==> flow/design.v <==
`timescale 1ns/10ps
module DFF(clk, rst, D, Q);
input clk, rst;
input [17:0] D;
output reg [17:0] Q;
always @(posedge clk or posedge rst) begin
	if (rst) begin
	    Q <= 18'd0;
	end
	else begin
		Q <= D;
	end
end
endmodule
module FA(in1, in2, out);
input signed [15:0] in1;
input signed [17:0] in2;
output signed [17:0] out;
assign out = in1 + in2;
endmodule
`timescale 1ns/10ps
module SRRC(clk, rst, en, Din, Dout);
input clk, rst, en;
input [1:0] Din;
output [17:0] Dout;
wire signed [15:0] din;
wire signed [15:0] m [0:32];
wire [17:0] q [0:31]; 
wire [17:0] sum [0:31];
assign din = {Din, 14'd0};
assign m[0] = ~((din >>> 7) + (din >>> 9) + (din >>> 11)) + 1;
assign m[1] = ~((din >>> 8) + (din >>> 11) + (din >>> 13)) + 1;
assign m[2] = (din >>> 6) - (din >>> 8) - (din >>> 11) + (din >>> 14);
assign m[3] = (din >>> 6) + (din >>> 10) - (din >>> 12) - (din >>> 14);
assign m[4] = (din >>> 9) + (din >>> 12);
assign m[5] = ~((din >>> 6) + (din >>> 10) + (din >>> 12)) + 1;
assign m[6] = ~((din >>> 6) - (din >>> 9) + (din >>> 11) + (din >>> 14)) + 1;
assign m[7] = (din >>> 6) + (din >>> 9) - (din >>> 11) - (din >>> 13);
assign m[8] = (din >>> 4) - (din >>> 6) - (din >>> 8) + (din >>> 11) + (din >>> 14);
assign m[9] = (din >>> 6) - (din >>> 10) - (din >>> 13);
assign m[10] = ~((din >>> 4) + (din >>> 6) - (din >>> 10) - (din >>> 13)) + 1;
assign m[11] = ~((din >>> 3) + (din >>> 5) + (din >>> 9)) + 1;
assign m[12] = ~((din >>> 3) - (din >>> 6) - (din >>> 8) + (din >>> 13)) + 1;
assign m[13] = (din >>> 3) + (din >>> 5) + (din >>> 9) + (din >>> 11) - (din >>> 13);
assign m[14] = (din >>> 1) + (din >>> 4) + (din >>> 6) + (din >>> 9) - (din >>> 12) - (din >>> 14);
assign m[15] = din - (din >>> 5) + (din >>> 7) - (din >>> 9) - (din >>> 11) - (din >>> 13);
assign m[16] = din + (din >>> 3) + (din >>> 7) + (din >>> 9) - (din >>> 11);
assign m[17] = din - (din >>> 5) + (din >>> 7) - (din >>> 9) - (din >>> 11) - (din >>> 13);
assign m[18] = (din >>> 1) + (din >>> 4) + (din >>> 6) + (din >>> 9) - (din >>> 12) - (din >>> 14);
assign m[19] = (din >>> 3) + (din >>> 5) + (din >>> 9) + (din >>> 11) - (din >>> 13);
assign m[20] = ~((din >>> 3) - (din >>> 6) - (din >>> 8) + (din >>> 13)) + 1;
assign m[21] = ~((din >>> 3) + (din >>> 5) + (din >>> 9)) + 1;
assign m[22] = ~((din >>> 4) + (din >>> 6) - (din >>> 10) - (din >>> 13)) + 1;
assign m[23] = (din >>> 6) - (din >>> 10) - (din >>> 13);
assign m[24] = (din >>> 4) - (din >>> 6) - (din >>> 8) + (din >>> 11) + (din >>> 14);
assign m[25] = (din >>> 6) + (din >>> 9) - (din >>> 11) - (din >>> 13);
assign m[26] = ~((din >>> 6) - (din >>> 9) + (din >>> 11) + (din >>> 14)) + 1;
assign m[27] = ~((din >>> 6) + (din >>> 10) + (din >>> 12)) + 1;
assign m[28] = (din >>> 9) + (din >>> 12);
assign m[29] = (din >>> 6) + (din >>> 10) - (din >>> 12) - (din >>> 14);
assign m[30] = (din >>> 6) - (din >>> 8) - (din >>> 11) + (din >>> 14);
assign m[31] = ~((din >>> 8) + (din >>> 11) + (din >>> 13)) + 1;
assign m[32] = ~((din >>> 7) + (din >>> 9) + (din >>> 11)) + 1;
DFF u_DFF0 (.clk(clk), .rst(rst), .D(sum[1]), .Q(q[0]));
DFF u_DFF1 (.clk(clk), .rst(rst), .D(sum[2]), .Q(q[1]));
DFF u_DFF2 (.clk(clk), .rst(rst), .D(sum[3]), .Q(q[2]));
DFF u_DFF3 (.clk(clk), .rst(rst), .D(sum[4]), .Q(q[3]));
DFF u_DFF4 (.clk(clk), .rst(rst), .D(sum[5]), .Q(q[4]));
DFF u_DFF5 (.clk(clk), .rst(rst), .D(sum[6]), .Q(q[5]));
DFF u_DFF6 (.clk(clk), .rst(rst), .D(sum[7]), .Q(q[6]));
DFF u_DFF7 (.clk(clk), .rst(rst), .D(sum[8]), .Q(q[7]));
DFF u_DFF8 (.clk(clk), .rst(rst), .D(sum[9]), .Q(q[8]));
DFF u_DFF9 (.clk(clk), .rst(rst), .D(sum[10]), .Q(q[9]));
DFF u_DFF10 (.clk(clk), .rst(rst), .D(sum[11]), .Q(q[10]));
DFF u_DFF11 (.clk(clk), .rst(rst), .D(sum[12]), .Q(q[11]));
DFF u_DFF12 (.clk(clk), .rst(rst), .D(sum[13]), .Q(q[12]));
DFF u_DFF13 (.clk(clk), .rst(rst), .D(sum[14]), .Q(q[13]));
DFF u_DFF14 (.clk(clk), .rst(rst), .D(sum[15]), .Q(q[14]));
DFF u_DFF15 (.clk(clk), .rst(rst), .D(sum[16]), .Q(q[15]));
DFF u_DFF16 (.clk(clk), .rst(rst), .D(sum[17]), .Q(q[16]));
DFF u_DFF17 (.clk(clk), .rst(rst), .D(sum[18]), .Q(q[17]));
DFF u_DFF18 (.clk(clk), .rst(rst), .D(sum[19]), .Q(q[18]));
DFF u_DFF19 (.clk(clk), .rst(rst), .D(sum[20]), .Q(q[19]));
DFF u_DFF20 (.clk(clk), .rst(rst), .D(sum[21]), .Q(q[20]));
DFF u_DFF21 (.clk(clk), .rst(rst), .D(sum[22]), .Q(q[21]));
DFF u_DFF22 (.clk(clk), .rst(rst), .D(sum[23]), .Q(q[22]));
DFF u_DFF23 (.clk(clk), .rst(rst), .D(sum[24]), .Q(q[23]));
DFF u_DFF24 (.clk(clk), .rst(rst), .D(sum[25]), .Q(q[24]));
DFF u_DFF25 (.clk(clk), .rst(rst), .D(sum[26]), .Q(q[25]));
DFF u_DFF26 (.clk(clk), .rst(rst), .D(sum[27]), .Q(q[26]));
DFF u_DFF27 (.clk(clk), .rst(rst), .D(sum[28]), .Q(q[27]));
DFF u_DFF28 (.clk(clk), .rst(rst), .D(sum[29]), .Q(q[28]));
DFF u_DFF29 (.clk(clk), .rst(rst), .D(sum[30]), .Q(q[29]));
DFF u_DFF30 (.clk(clk), .rst(rst), .D(sum[31]), .Q(q[30]));
DFF u_DFF31 (.clk(clk), .rst(rst), .D({m[32][15], m[32][15], m[32]}), .Q(q[31]));
FA u_FA0 (.in1(m[0]), .in2(q[0]), .out(sum[0]));
FA u_FA1 (.in1(m[1]), .in2(q[1]), .out(sum[1]));
FA u_FA2 (.in1(m[2]), .in2(q[2]), .out(sum[2]));
FA u_FA3 (.in1(m[3]), .in2(q[3]), .out(sum[3]));
FA u_FA4 (.in1(m[4]), .in2(q[4]), .out(sum[4]));
FA u_FA5 (.in1(m[5]), .in2(q[5]), .out(sum[5]));
FA u_FA6 (.in1(m[6]), .in2(q[6]), .out(sum[6]));
FA u_FA7 (.in1(m[7]), .in2(q[7]), .out(sum[7]));
FA u_FA8 (.in1(m[8]), .in2(q[8]), .out(sum[8]));
FA u_FA9 (.in1(m[9]), .in2(q[9]), .out(sum[9]));
FA u_FA10 (.in1(m[10]), .in2(q[10]), .out(sum[10]));
FA u_FA11 (.in1(m[11]), .in2(q[11]), .out(sum[11]));
FA u_FA12 (.in1(m[12]), .in2(q[12]), .out(sum[12]));
FA u_FA13 (.in1(m[13]), .in2(q[13]), .out(sum[13]));
FA u_FA14 (.in1(m[14]), .in2(q[14]), .out(sum[14]));
FA u_FA15 (.in1(m[15]), .in2(q[15]), .out(sum[15]));
FA u_FA16 (.in1(m[16]), .in2(q[16]), .out(sum[16]));
FA u_FA17 (.in1(m[17]), .in2(q[17]), .out(sum[17]));
FA u_FA18 (.in1(m[18]), .in2(q[18]), .out(sum[18]));
FA u_FA19 (.in1(m[19]), .in2(q[19]), .out(sum[19]));
FA u_FA20 (.in1(m[20]), .in2(q[20]), .out(sum[20]));
FA u_FA21 (.in1(m[21]), .in2(q[21]), .out(sum[21]));
FA u_FA22 (.in1(m[22]), .in2(q[22]), .out(sum[22]));
FA u_FA23 (.in1(m[23]), .in2(q[23]), .out(sum[23]));
FA u_FA24 (.in1(m[24]), .in2(q[24]), .out(sum[24]));
FA u_FA25 (.in1(m[25]), .in2(q[25]), .out(sum[25]));
FA u_FA26 (.in1(m[26]), .in2(q[26]), .out(sum[26]));
FA u_FA27 (.in1(m[27]), .in2(q[27]), .out(sum[27]));
FA u_FA28 (.in1(m[28]), .in2(q[28]), .out(sum[28]));
FA u_FA29 (.in1(m[29]), .in2(q[29]), .out(sum[29]));
FA u_FA30 (.in1(m[30]), .in2(q[30]), .out(sum[30]));
FA u_FA31 (.in1(m[31]), .in2(q[31]), .out(sum[31]));
assign Dout = sum[0];
endmodule
module USI(clk, rst, en, lf_in, hf_out);
input clk, rst, en;
input [1:0] lf_in;
output reg [1:0] hf_out;
reg [1:0] switch;
always @(posedge clk or posedge rst) begin
	if (rst) begin
	    switch <= 2'd0;
	end
	else if(en) begin
		if(switch == 2'd3) begin
			switch <= 2'd0;
		end
		else begin
			switch <= switch + 2'd1;
		end
	end
	else begin
		switch <= switch;
	end
end
always @(posedge clk or posedge rst) begin
 	if (rst) begin
 	    hf_out <= 2'd0;
 	end
 	else if(en) begin
 		if(switch == 2'd2) begin
 			hf_out <= lf_in;
 		end
 		else begin
 			hf_out <= 2'd0;
 		end
 	end
 	else begin
 		hf_out <= hf_out;
 	end
 end 
endmodule
module SM(clk, rst, en, Din, I, Q);
input clk, rst, en;
input [1:0] Din;
output reg [1:0] I;
output reg [1:0] Q;
always @(posedge clk or posedge rst) begin
      if (rst) begin
          I <= 2'b00;
          Q <= 2'b00; 
      end
      else if(en) begin
            case(Din)
             0: begin
                  I <= 2'b01;
                  Q <= 2'b01;
             end
             1: begin
                  I <= 2'b01;
                  Q <= 2'b11;
             end
             2: begin
                  I <= 2'b11;
                  Q <= 2'b01;
             end
             3: begin
                  I <= 2'b11;
                  Q <= 2'b11;
             end
             default : begin
                  I <= I;
                  Q <= Q;
             end
            endcase
      end
      else begin
            I <= I;
            Q <= Q;
      end
end
endmodule
module SPC(clk, rst, en, Din, OUT);
input clk, rst, en;
input Din;
output reg [1:0] OUT;
reg swap;
always @(posedge clk or posedge rst) begin
	if (rst) begin
	    swap <= 1'd0;
	end
	else if(en) begin
		swap <= ~swap;
	end
	else begin
		swap <= swap;
	end
end
always @(posedge clk or posedge rst) begin
	if (rst) begin
	    OUT <= 2'd0;
	end
	else if(en) begin
		if(!swap) OUT[0] <= Din;
		else OUT <= (OUT << 1) | Din;
	end
	else begin
		OUT <= OUT;
	end
end
endmodule
`timescale 1ns/10ps
module QAM(clk, rst, en, Din, IFout);
input clk, rst, en;
input Din;
output reg signed [17:0] IFout;
wire [1:0] spc_out;
wire [1:0] sm_i;
wire [1:0] sm_q;
wire [1:0] lf_i;
wire [1:0] lf_q;
wire [1:0] usi_i;
wire [1:0] usi_q;
wire signed [17:0] srrc_i;
wire signed [17:0] srrc_q;
wire en0;
wire en1;
wire en2;
wire en3;
reg sm_ctrl;
reg [3:0] usi_ctrl;
reg [1:0] mix_cnt;
reg sync_i0, sync_i1, sync_q0, sync_q1;
reg ce2;
always @(posedge clk or posedge rst) begin
	if (rst) begin
	    ce2 <= 1'd0;
	end
	else begin
		ce2 <= ~ce2;
	end
end
assign en0 = en & ce2;
always @(posedge clk or posedge rst) begin
	if (rst) begin
	    sync_i0 <= 1'd0;
	    sync_q0 <= 1'd0; 
	end
	else begin
		sync_i0 <= sm_i[1];
		sync_q0 <= sm_q[1];
	end
end
always @(posedge clk or posedge rst) begin
	if (rst) begin
	    sync_i1 <= 1'd0;
	    sync_q1 <= 1'd0;
	end
	else begin
		sync_i1 <= sync_i0;
		sync_q1 <= sync_q0;
	end
end
always @(posedge clk or posedge rst) begin
	if (rst) begin
	    sm_ctrl <= 1'd0;
	end
	else if (ce2) begin
		sm_ctrl <= ~sm_ctrl;
	end
end
assign en1 = (sm_ctrl & ce2) ? 1'd1 : 1'd0;
always @(posedge clk or posedge rst) begin
	if (rst) begin
	    usi_ctrl <= 1'd0;
	end
	else if(en) begin
		if(usi_ctrl == 4'd8) usi_ctrl <= usi_ctrl;
		else usi_ctrl <= usi_ctrl + 4'd1;
	end
end
assign en2 = (usi_ctrl == 4'd8) ? 1'd1 : 1'd0;
assign en3 = 1'd1;
assign lf_i = {sync_i1, 1'd1};
assign lf_q = {sync_q1, 1'd1};
SPC u_SPC(.clk(clk),
	      .rst(rst),
	      .en(en0),
	      .Din(Din),
	      .OUT(spc_out)
	      );
SM u_SM(.clk(clk),
	    .rst(rst),
	    .en(en1),
	    .Din(spc_out),
	    .I(sm_i),
	    .Q(sm_q)
	    );
USI u_USI_i(.clk(clk),
	        .rst(rst),
	        .en(en2),
	        .lf_in(lf_i),
	        .hf_out(usi_i)
	        );
USI u_USI_q(.clk(clk),
	        .rst(rst),
	        .en(en2),
	        .lf_in(lf_q),
	        .hf_out(usi_q)
	        );
SRRC u_SRRC_i(.clk(clk),
	          .rst(rst),
	          .en(en3),
	          .Din(usi_i),
	          .Dout(srrc_i)
	          );
SRRC u_SRRC_q(.clk(clk),
	          .rst(rst),
	          .en(en3),
	          .Din(usi_q),
	          .Dout(srrc_q)
	          );
always @(posedge clk or posedge rst) begin
	if (rst) begin
	    mix_cnt <= 2'd0;
	end
	else if(en) begin
		if (mix_cnt == 2'd3) begin
			mix_cnt <= 2'd0;
		end
		else begin
			mix_cnt <= mix_cnt + 2'd1;
		end
	end
	else begin
		mix_cnt <= mix_cnt;
	end
end
always @(posedge clk or posedge rst) begin
	if (rst) begin
	    IFout <= 18'd0;
	end
	else if(en2) begin
		case(mix_cnt)
             3: begin
             	IFout <= srrc_i;
             end
             0: begin
             	IFout <= ~(srrc_q) + 18'd1;
             end
             1: begin
             	IFout <= ~(srrc_i) + 18'd1;
             end
             2: begin
             	IFout <= srrc_q;
             end
             default: begin
             	IFout <= IFout;
             end
		endcase
	end
	else begin
		IFout <= IFout;
	end
end
endmodule
Memo
Re: synthesis data of QAM

== Reports on QAM ==
Each step is given for the RTL above and for the edited RTL.
Lines under "before" count in the file above, lines under "after" in the edited file.
"change": "after" minus "before" as printed here.
Operators carry their Yosys type and port widths (W data, S select, Z words).
A cell with - has no value.
Design
  top: QAM
  clock input: clk
  standard-cell library: sky130hd
  timing corner: tt_025C_1v80

== Edit of the RTL ==
Unified diff, file above to edited file.
The edited RTL no longer does the same as the RTL above: the edit was made by script, with no optimisation intended.
begin of diff
@@ -28,5 +28,7 @@
 wire [17:0] q [0:31]; 
 wire [17:0] sum [0:31];
-assign din = {Din, 14'd0};
+reg signed [15:0] din_q;
+always @(posedge clk) din_q <= {Din, 14'd0};
+assign din = din_q;
 assign m[0] = ~((din >>> 7) + (din >>> 9) + (din >>> 11)) + 1;
 assign m[1] = ~((din >>> 8) + (din >>> 11) + (din >>> 13)) + 1;
end of diff

== After elaboration ==
Source: Yosys, flattened and elaborated. Widths are those after wreduce. Registers that Yosys merges into a memory's read port (data or address) are not register bits. Print and check cells do not count.
Bit counts
  bits of input ports: before 4, after 4, change 0
  cells after elaboration: before 321, after 323, change +2
  output and inout port bits: before 18, after 18, change 0
  register bits after elaboration: before 1193, after 1197, change +4
Cells by class
  add/sub/neg operators: before 186, after 186, change 0
  muxes and demuxes: before 11, after 11, change 0
  equal/unequal tests: before 11, after 11, change 0
  reduce/logical cells: before 8, after 8, change 0
  bitwise logic cells: before 23, after 23, change 0
Operator list
  $add A16 B18 Y18: before 58, after 54, change -4
  $add A12 B18 Y18: before 0, after 4, change +4
  $add A15 B5 Y16: before 2, after 0, change -2
  $add A16 B5 Y16: before 2, after 4, change +2
  $not A16 Y16: before 11, after 12, change +1
  $not A15 Y16: before 2, after 1, change -1
Operator kinds equal on both sides are left out: 58.

== Depth ==
Depth = most cells in a row (Yosys ltp): at word level without a register or memory, in the mapped netlist without a sequential cell, where the memories' decode and read muxes count.
Depth
  depth in word-level cells: before 8, after 8, change 0
  ABC_AREA: before 0, after 0
  gate-level depth with buffers: before 20, after 21, change +1
  depth with buffers taken out: before 17, after 17, change 0

== Mapped cells and area ==
Yosys stat after the flow's synthesis: flattened, memories mapped to cells. It holds for the ABC_AREA given above (unset counts as 0); a run with the other value may have another netlist.
Mapped netlist
  mapped area (sq um): before 72144.2, after 72291.8, change +147.6
  flip-flop cells: before 1157, after 1161, change +4
  buffer cells: before 30, after 37, change +7
  cells in the netlist: before 6881, after 6920, change +39
  sequential area (sq um): before 28952.8, after 29032.8, change +80.0
Cells by type
  sky130_fd_sc_hd__a21oi_1: before 535, after 559, change +24
  sky130_fd_sc_hd__nand2_1: before 259, after 280, change +21
  sky130_fd_sc_hd__nand2b_1: before 61, after 44, change -17
  sky130_fd_sc_hd__a211oi_1: before 53, after 38, change -15
  sky130_fd_sc_hd__inv_1: before 349, after 361, change +12
  sky130_fd_sc_hd__xor2_1: before 207, after 195, change -12
  sky130_fd_sc_hd__a31oi_1: before 22, after 34, change +12
  sky130_fd_sc_hd__o21ai_0: before 253, after 245, change -8
  sky130_fd_sc_hd__nand3_1: before 181, after 189, change +8
  sky130_fd_sc_hd__nor2_1: before 477, after 484, change +7
  sky130_fd_sc_hd__o21a_1: before 70, after 77, change +7
  sky130_fd_sc_hd__nor3_1: before 181, after 175, change -6
  sky130_fd_sc_hd__nor2b_1: before 114, after 108, change -6
  sky130_fd_sc_hd__a21boi_0: before 24, after 30, change +6
  sky130_fd_sc_hd__o21ai_1: before 19, after 13, change -6
  sky130_fd_sc_hd__nor3b_1: before 17, after 11, change -6
  sky130_fd_sc_hd__nor4_1: before 2, after 8, change +6
  sky130_fd_sc_hd__or3_1: before 90, after 85, change -5
Cell types equal on both sides are left out: 16.
Not every row of either side is listed.
The figures by module come from a second, unflattened synthesis with its own total; it is not the netlist above.
Unflattened totals
  cells (unflattened synthesis): before 9803, after 9807, change +4
  area (unflattened synthesis) (sq um): before 90973.5, after 91053.6, change +80.1
Each row is one instance without its submodules.
By module, before
  FA: cells 129, area 918.4 sq um, instances 64, seq. area 0.0 sq um
  DFF: cells 19, area 454.2 sq um, instances 64, seq. area 450.4 sq um
  QAM: cells 227, area 2120.8 sq um, instances 1, seq. area 750.7 sq um
  SRRC: cells 26, area 203.9 sq um, instances 2, seq. area 0.0 sq um
  USI: cells 18, area 182.7 sq um, instances 2, seq. area 100.1 sq um
  SPC: cells 8, area 120.1 sq um, instances 1, seq. area 75.1 sq um
  SM: cells 8, area 115.1 sq um, instances 1, seq. area 75.1 sq um
By module, after
  FA: cells 129, area 918.4 sq um, instances 64, seq. area 0.0 sq um
  DFF: cells 19, area 454.2 sq um, instances 64, seq. area 450.4 sq um
  QAM: cells 227, area 2120.8 sq um, instances 1, seq. area 750.7 sq um
  SRRC: cells 28, area 244.0 sq um, instances 2, seq. area 40.0 sq um
  USI: cells 18, area 182.7 sq um, instances 2, seq. area 100.1 sq um
  SPC: cells 8, area 120.1 sq um, instances 1, seq. area 75.1 sq um
  SM: cells 8, area 115.1 sq um, instances 1, seq. area 75.1 sq um

== Worst setup path after synthesis ==
Path of least setup slack by OpenSTA after synthesis, without wires, with an ideal clock, recovery checks aside; 20% of the period is set as input and as output delay. Where synthesis merged equal registers, the netlist keeps one of their names.
Timing after synthesis
  path type: before reg-to-reg, after reg-to-reg
  from: before reg u_USI_i.hf_out[1], after reg u_SRRC_q.din_q[15]
  to: before reg u_SRRC_i.u_DFF6.Q[17], after reg u_SRRC_q.u_DFF6.Q[17]
  required time (ns): before 4.920, after 4.920, change 0.000
  clock period (ns): before 5.0, after 5.0, change 0.0
  stages on the path: before 19, after 20, change +1
  time at the first pin (ns): before 0.000, after 0.000, change 0.000
  arrival (ns): before 8.140, after 8.261, change +0.121
  path delay (ns): before 8.220, after 8.341, change +0.121
  path slack (ns): before -3.220, after -3.341, change -0.121
  path buffers: before 4, after 4, change 0
  setup time (ns): before 0.080, after 0.080, change 0.000
  period reached after synthesis (ns): before 8.22, after 8.341, change +0.121
"path delay" = arrival - input delay + setup time.
"stages on the path" counts driving pins, that of a launching flip-flop among them; a cell with two outputs on the path counts twice.
"period reached after synthesis" = period - worst setup slack (recovery checks aside). The figure is calculated, with input and output delays left at 20% of the set period.
Between the ends stands the longest chain of elaborated cells between them, by number of cells; it is not shown to be the way that was timed. Of several equally long chains one is given.
Each line given opens the expression or statement behind the cell; cells for indexed reads and writes are added by Yosys, which also makes memories of some case tables.
At most two assigning lines are given for a register; there are more.
On the way, after synthesis, before
  cell sequence: sky130_fd_sc_hd__dfrtp_1 > sky130_fd_sc_hd__clkbuf_1 > sky130_fd_sc_hd__inv_1 > sky130_fd_sc_hd__ha_1 > sky130_fd_sc_hd__clkbuf_1 > sky130_fd_sc_hd__nor2_1 > sky130_fd_sc_hd__buf_1 > sky130_fd_sc_hd__inv_1 > sky130_fd_sc_hd__ha_1 > sky130_fd_sc_hd__clkbuf_1 > sky130_fd_sc_hd__xnor2_1 > sky130_fd_sc_hd__inv_1 > sky130_fd_sc_hd__ha_1 > sky130_fd_sc_hd__or3_1 > sky130_fd_sc_hd__a211oi_1 > sky130_fd_sc_hd__nor2_1 > sky130_fd_sc_hd__a211o_1 > sky130_fd_sc_hd__a21oi_1 > sky130_fd_sc_hd__xnor2_1
  length of the longest elaborated chain: 4
  elaborated cells between the ends (all ways): 4
  classes of those cells: add/sub: 4
Ends and longest elaborated chain, after synthesis, before
  from (decl): line 133  | output reg [1:0] hf_out;
  from (assign): line 157  | hf_out <= lf_in;
  from (assign): line 164  | hf_out <= hf_out;
  $add A10 B7 Y11: line 38  | assign m[7] = (din >>> 6) + (din >>> 9) - (din >>> 11) - (din >>> 13);
  $sub A11 B5 Y12: line 38
  $sub A16 B3 Y16: line 38
  $add A16 B18 Y18: line 19  | assign out = in1 + in2;
  to (assign): line 8  | Q <= 18'd0;
  to (assign): line 11  | Q <= D;
  to (decl): line 5  | output reg [17:0] Q;
Some nets on the timed path still bear RTL names; the line given drives or declares the net.
Named nets, after synthesis, before
  u_SRRC_i.m[0][10]: line 31  | assign m[0] = ~((din >>> 7) + (din >>> 9) + (din >>> 11)) + 1;
On the way, after synthesis, after
  cell sequence: sky130_fd_sc_hd__dfxtp_1 > sky130_fd_sc_hd__clkbuf_1 > sky130_fd_sc_hd__inv_1 > sky130_fd_sc_hd__ha_1 > sky130_fd_sc_hd__clkbuf_1 > sky130_fd_sc_hd__nor2_1 > sky130_fd_sc_hd__buf_1 > sky130_fd_sc_hd__inv_1 > sky130_fd_sc_hd__ha_1 > sky130_fd_sc_hd__clkbuf_1 > sky130_fd_sc_hd__xnor2_1 > sky130_fd_sc_hd__inv_1 > sky130_fd_sc_hd__ha_1 > sky130_fd_sc_hd__and2_1 > sky130_fd_sc_hd__a22o_1 > sky130_fd_sc_hd__a311oi_1 > sky130_fd_sc_hd__nor2_1 > sky130_fd_sc_hd__a211o_1 > sky130_fd_sc_hd__a21oi_1 > sky130_fd_sc_hd__xnor2_1
  length of the longest elaborated chain: 4
  elaborated cells between the ends (all ways): 4
  classes of those cells: add/sub: 4
Ends and longest elaborated chain, after synthesis, after
  from (decl): line 30  | reg signed [15:0] din_q;
  from (assign): line 31  | always @(posedge clk) din_q <= {Din, 14'd0};
  $add A10 B7 Y11: line 40  | assign m[7] = (din >>> 6) + (din >>> 9) - (din >>> 11) - (din >>> 13);
  $sub A11 B5 Y12: line 40
  $sub A16 B3 Y16: line 40
  $add A16 B18 Y18: line 19  | assign out = in1 + in2;
  to (assign): line 8  | Q <= 18'd0;
  to (assign): line 11  | Q <= D;
  to (decl): line 5  | output reg [17:0] Q;
Named nets, after synthesis, after
  u_SRRC_q.m[0][10]: line 33  | assign m[0] = ~((din >>> 7) + (din >>> 9) + (din >>> 11)) + 1;

== Timing after layout ==
From the final timing report of each run of pair 1: the path of least setup slack in the routed layout; clock arrival at registers is part of the times.
Timing post-layout
  path type: before reg-to-reg, after reg-to-reg
  from: before reg u_USI_i.hf_out[1], after reg u_SRRC_i.din_q[15]
  to: before reg u_SRRC_i.u_DFF1.Q[17], after reg u_SRRC_i.u_DFF23.Q[17]
  clock period (ns): before 5.0, after 5.0, change 0.0
  path slack (ns): before 0.38, after 0.39, change +0.01
  arrival (ns): before 5.24, after 5.25, change +0.01
  stages on the path: before 16, after 16, change 0
  setup time (ns): before 0.11, after 0.11, change 0.00
  time at the first pin (ns): before 0.76, after 0.76, change 0.00
  path buffers: before 1, after 1, change 0
  required time (ns): before 5.62, after 5.65, change +0.03
Between the ends stands the longest chain of elaborated cells between them, by number of cells; it is not shown to be the way that was timed. Of several equally long chains one is given.
At most two assigning lines are given for a register; there are more.
On the way, post-layout, before
  cell sequence: sky130_fd_sc_hd__dfrtp_2 > sky130_fd_sc_hd__buf_4 > sky130_fd_sc_hd__ha_1 > sky130_fd_sc_hd__inv_1 > sky130_fd_sc_hd__ha_1 > sky130_fd_sc_hd__inv_1 > sky130_fd_sc_hd__a211oi_1 > sky130_fd_sc_hd__nor2b_1 > sky130_fd_sc_hd__o21ai_0 > sky130_fd_sc_hd__and2_1 > sky130_fd_sc_hd__ha_1 > sky130_fd_sc_hd__nand3_1 > sky130_fd_sc_hd__nor2b_1 > sky130_fd_sc_hd__a2111oi_2 > sky130_fd_sc_hd__a21oi_1 > sky130_fd_sc_hd__xnor2_1
  length of the longest elaborated chain: 4
  elaborated cells between the ends (all ways): 4
  classes of those cells: add/sub: 4
Ends and longest elaborated chain, post-layout, before
  from (decl): line 133  | output reg [1:0] hf_out;
  from (assign): line 157  | hf_out <= lf_in;
  from (assign): line 164  | hf_out <= hf_out;
  $sub A10 B8 Y11: line 33  | assign m[2] = (din >>> 6) - (din >>> 8) - (din >>> 11) + (din >>> 14);
  $sub A11 B5 Y12: line 33
  $add A16 B2 Y16: line 33
  $add A16 B18 Y18: line 19  | assign out = in1 + in2;
  to (assign): line 8  | Q <= 18'd0;
  to (assign): line 11  | Q <= D;
  to (decl): line 5  | output reg [17:0] Q;
On the way, post-layout, after
  cell sequence: sky130_fd_sc_hd__dfxtp_4 > sky130_fd_sc_hd__clkinvlp_4 > sky130_fd_sc_hd__ha_1 > sky130_fd_sc_hd__nor2_2 > sky130_fd_sc_hd__buf_4 > sky130_fd_sc_hd__ha_1 > sky130_fd_sc_hd__a221oi_1 > sky130_fd_sc_hd__o21bai_1 > sky130_fd_sc_hd__a21oi_1 > sky130_fd_sc_hd__xor2_1 > sky130_fd_sc_hd__ha_1 > sky130_fd_sc_hd__nand3_1 > sky130_fd_sc_hd__nor3_1 > sky130_fd_sc_hd__or3_1 > sky130_fd_sc_hd__o31ai_2 > sky130_fd_sc_hd__xnor2_1
  length of the longest elaborated chain: 5
  elaborated cells between the ends (all ways): 5
  classes of those cells: add/sub: 5
Ends and longest elaborated chain, post-layout, after
  from (decl): line 30  | reg signed [15:0] din_q;
  from (assign): line 31  | always @(posedge clk) din_q <= {Din, 14'd0};
  $sub A12 B10 Y13: line 57  | assign m[24] = (din >>> 4) - (din >>> 6) - (din >>> 8) + (din >>> 11) + (din >>> 14);
  $sub A13 B8 Y14: line 57
  $add A16 B5 Y16: line 57
  $add A16 B2 Y16: line 57
  $add A16 B18 Y18: line 19  | assign out = in1 + in2;
  to (assign): line 8  | Q <= 18'd0;
  to (assign): line 11  | Q <= D;
  to (decl): line 5  | output reg [17:0] Q;

== Flow runs ==
Both versions went through the flow (Yosys, OpenROAD) with the same settings in each pair. Constraints: input delay and output delay 20% of the set period each, output load 0.01 pF.
Flow settings, pair 1
  CORE_UTILIZATION: 40
  period_ns: 5.0
  CAP_MARGIN: 20
  CORE_MARGIN: 2
  SLEW_MARGIN: 20
Final reports, pair 1
  lowest setup slack (ns): before 0.383, after 0.395, change +0.012
  standard-cell area of the final layout (sq um): before 80913.9, after 80753.7, change -160.2
  full die area (sq um): before 183775.0, after 184148.0, change +373.0
  mapped cell area after synthesis (sq um): before 72144.2, after 72291.8, change +147.6
  final worst hold slack (ns): before 0.327, after 0.345, change +0.018
  utilization after routing: before 0.453, after 0.448, change -0.005
  summed negative setup slack (ns): before 0.000, after 0.000, change 0.000
  reached clock period (ns): before 4.617, after 4.605, change -0.012
Flow settings, pair 2
  CAP_MARGIN: 10
  CORE_UTILIZATION: 44
  CTS_CLUSTER_SIZE: 42
  GPL_ROUTABILITY_DRIVEN: 1
  MAX_ROUTING_LAYER: met4
  PLACE_DENSITY: 0.91
  SETUP_SLACK_MARGIN: -0.13
  period_ns: 4.74
  CORE_MARGIN: 2
  SLEW_MARGIN: 20
Final reports, pair 2
  lowest setup slack (ns): before 0.193, after 0.214, change +0.021
  standard-cell area of the final layout (sq um): before 80144.4, after 80164.4, change +20.0
  full die area (sq um): before 167220.0, after 167559.0, change +339.0
  mapped cell area after synthesis (sq um): before 72144.2, after 72291.8, change +147.6
  final worst hold slack (ns): before 0.325, after 0.318, change -0.007
  utilization after routing: before 0.492, after 0.492, change 0.000
  summed negative setup slack (ns): before 0.000, after 0.000, change 0.000
  reached clock period (ns): before 4.547, after 4.526, change -0.021
By "reached clock period" is meant the clock period of the run minus its worst setup slack. This is arithmetic on one report: input and output delays are still those of the set period (20% each).
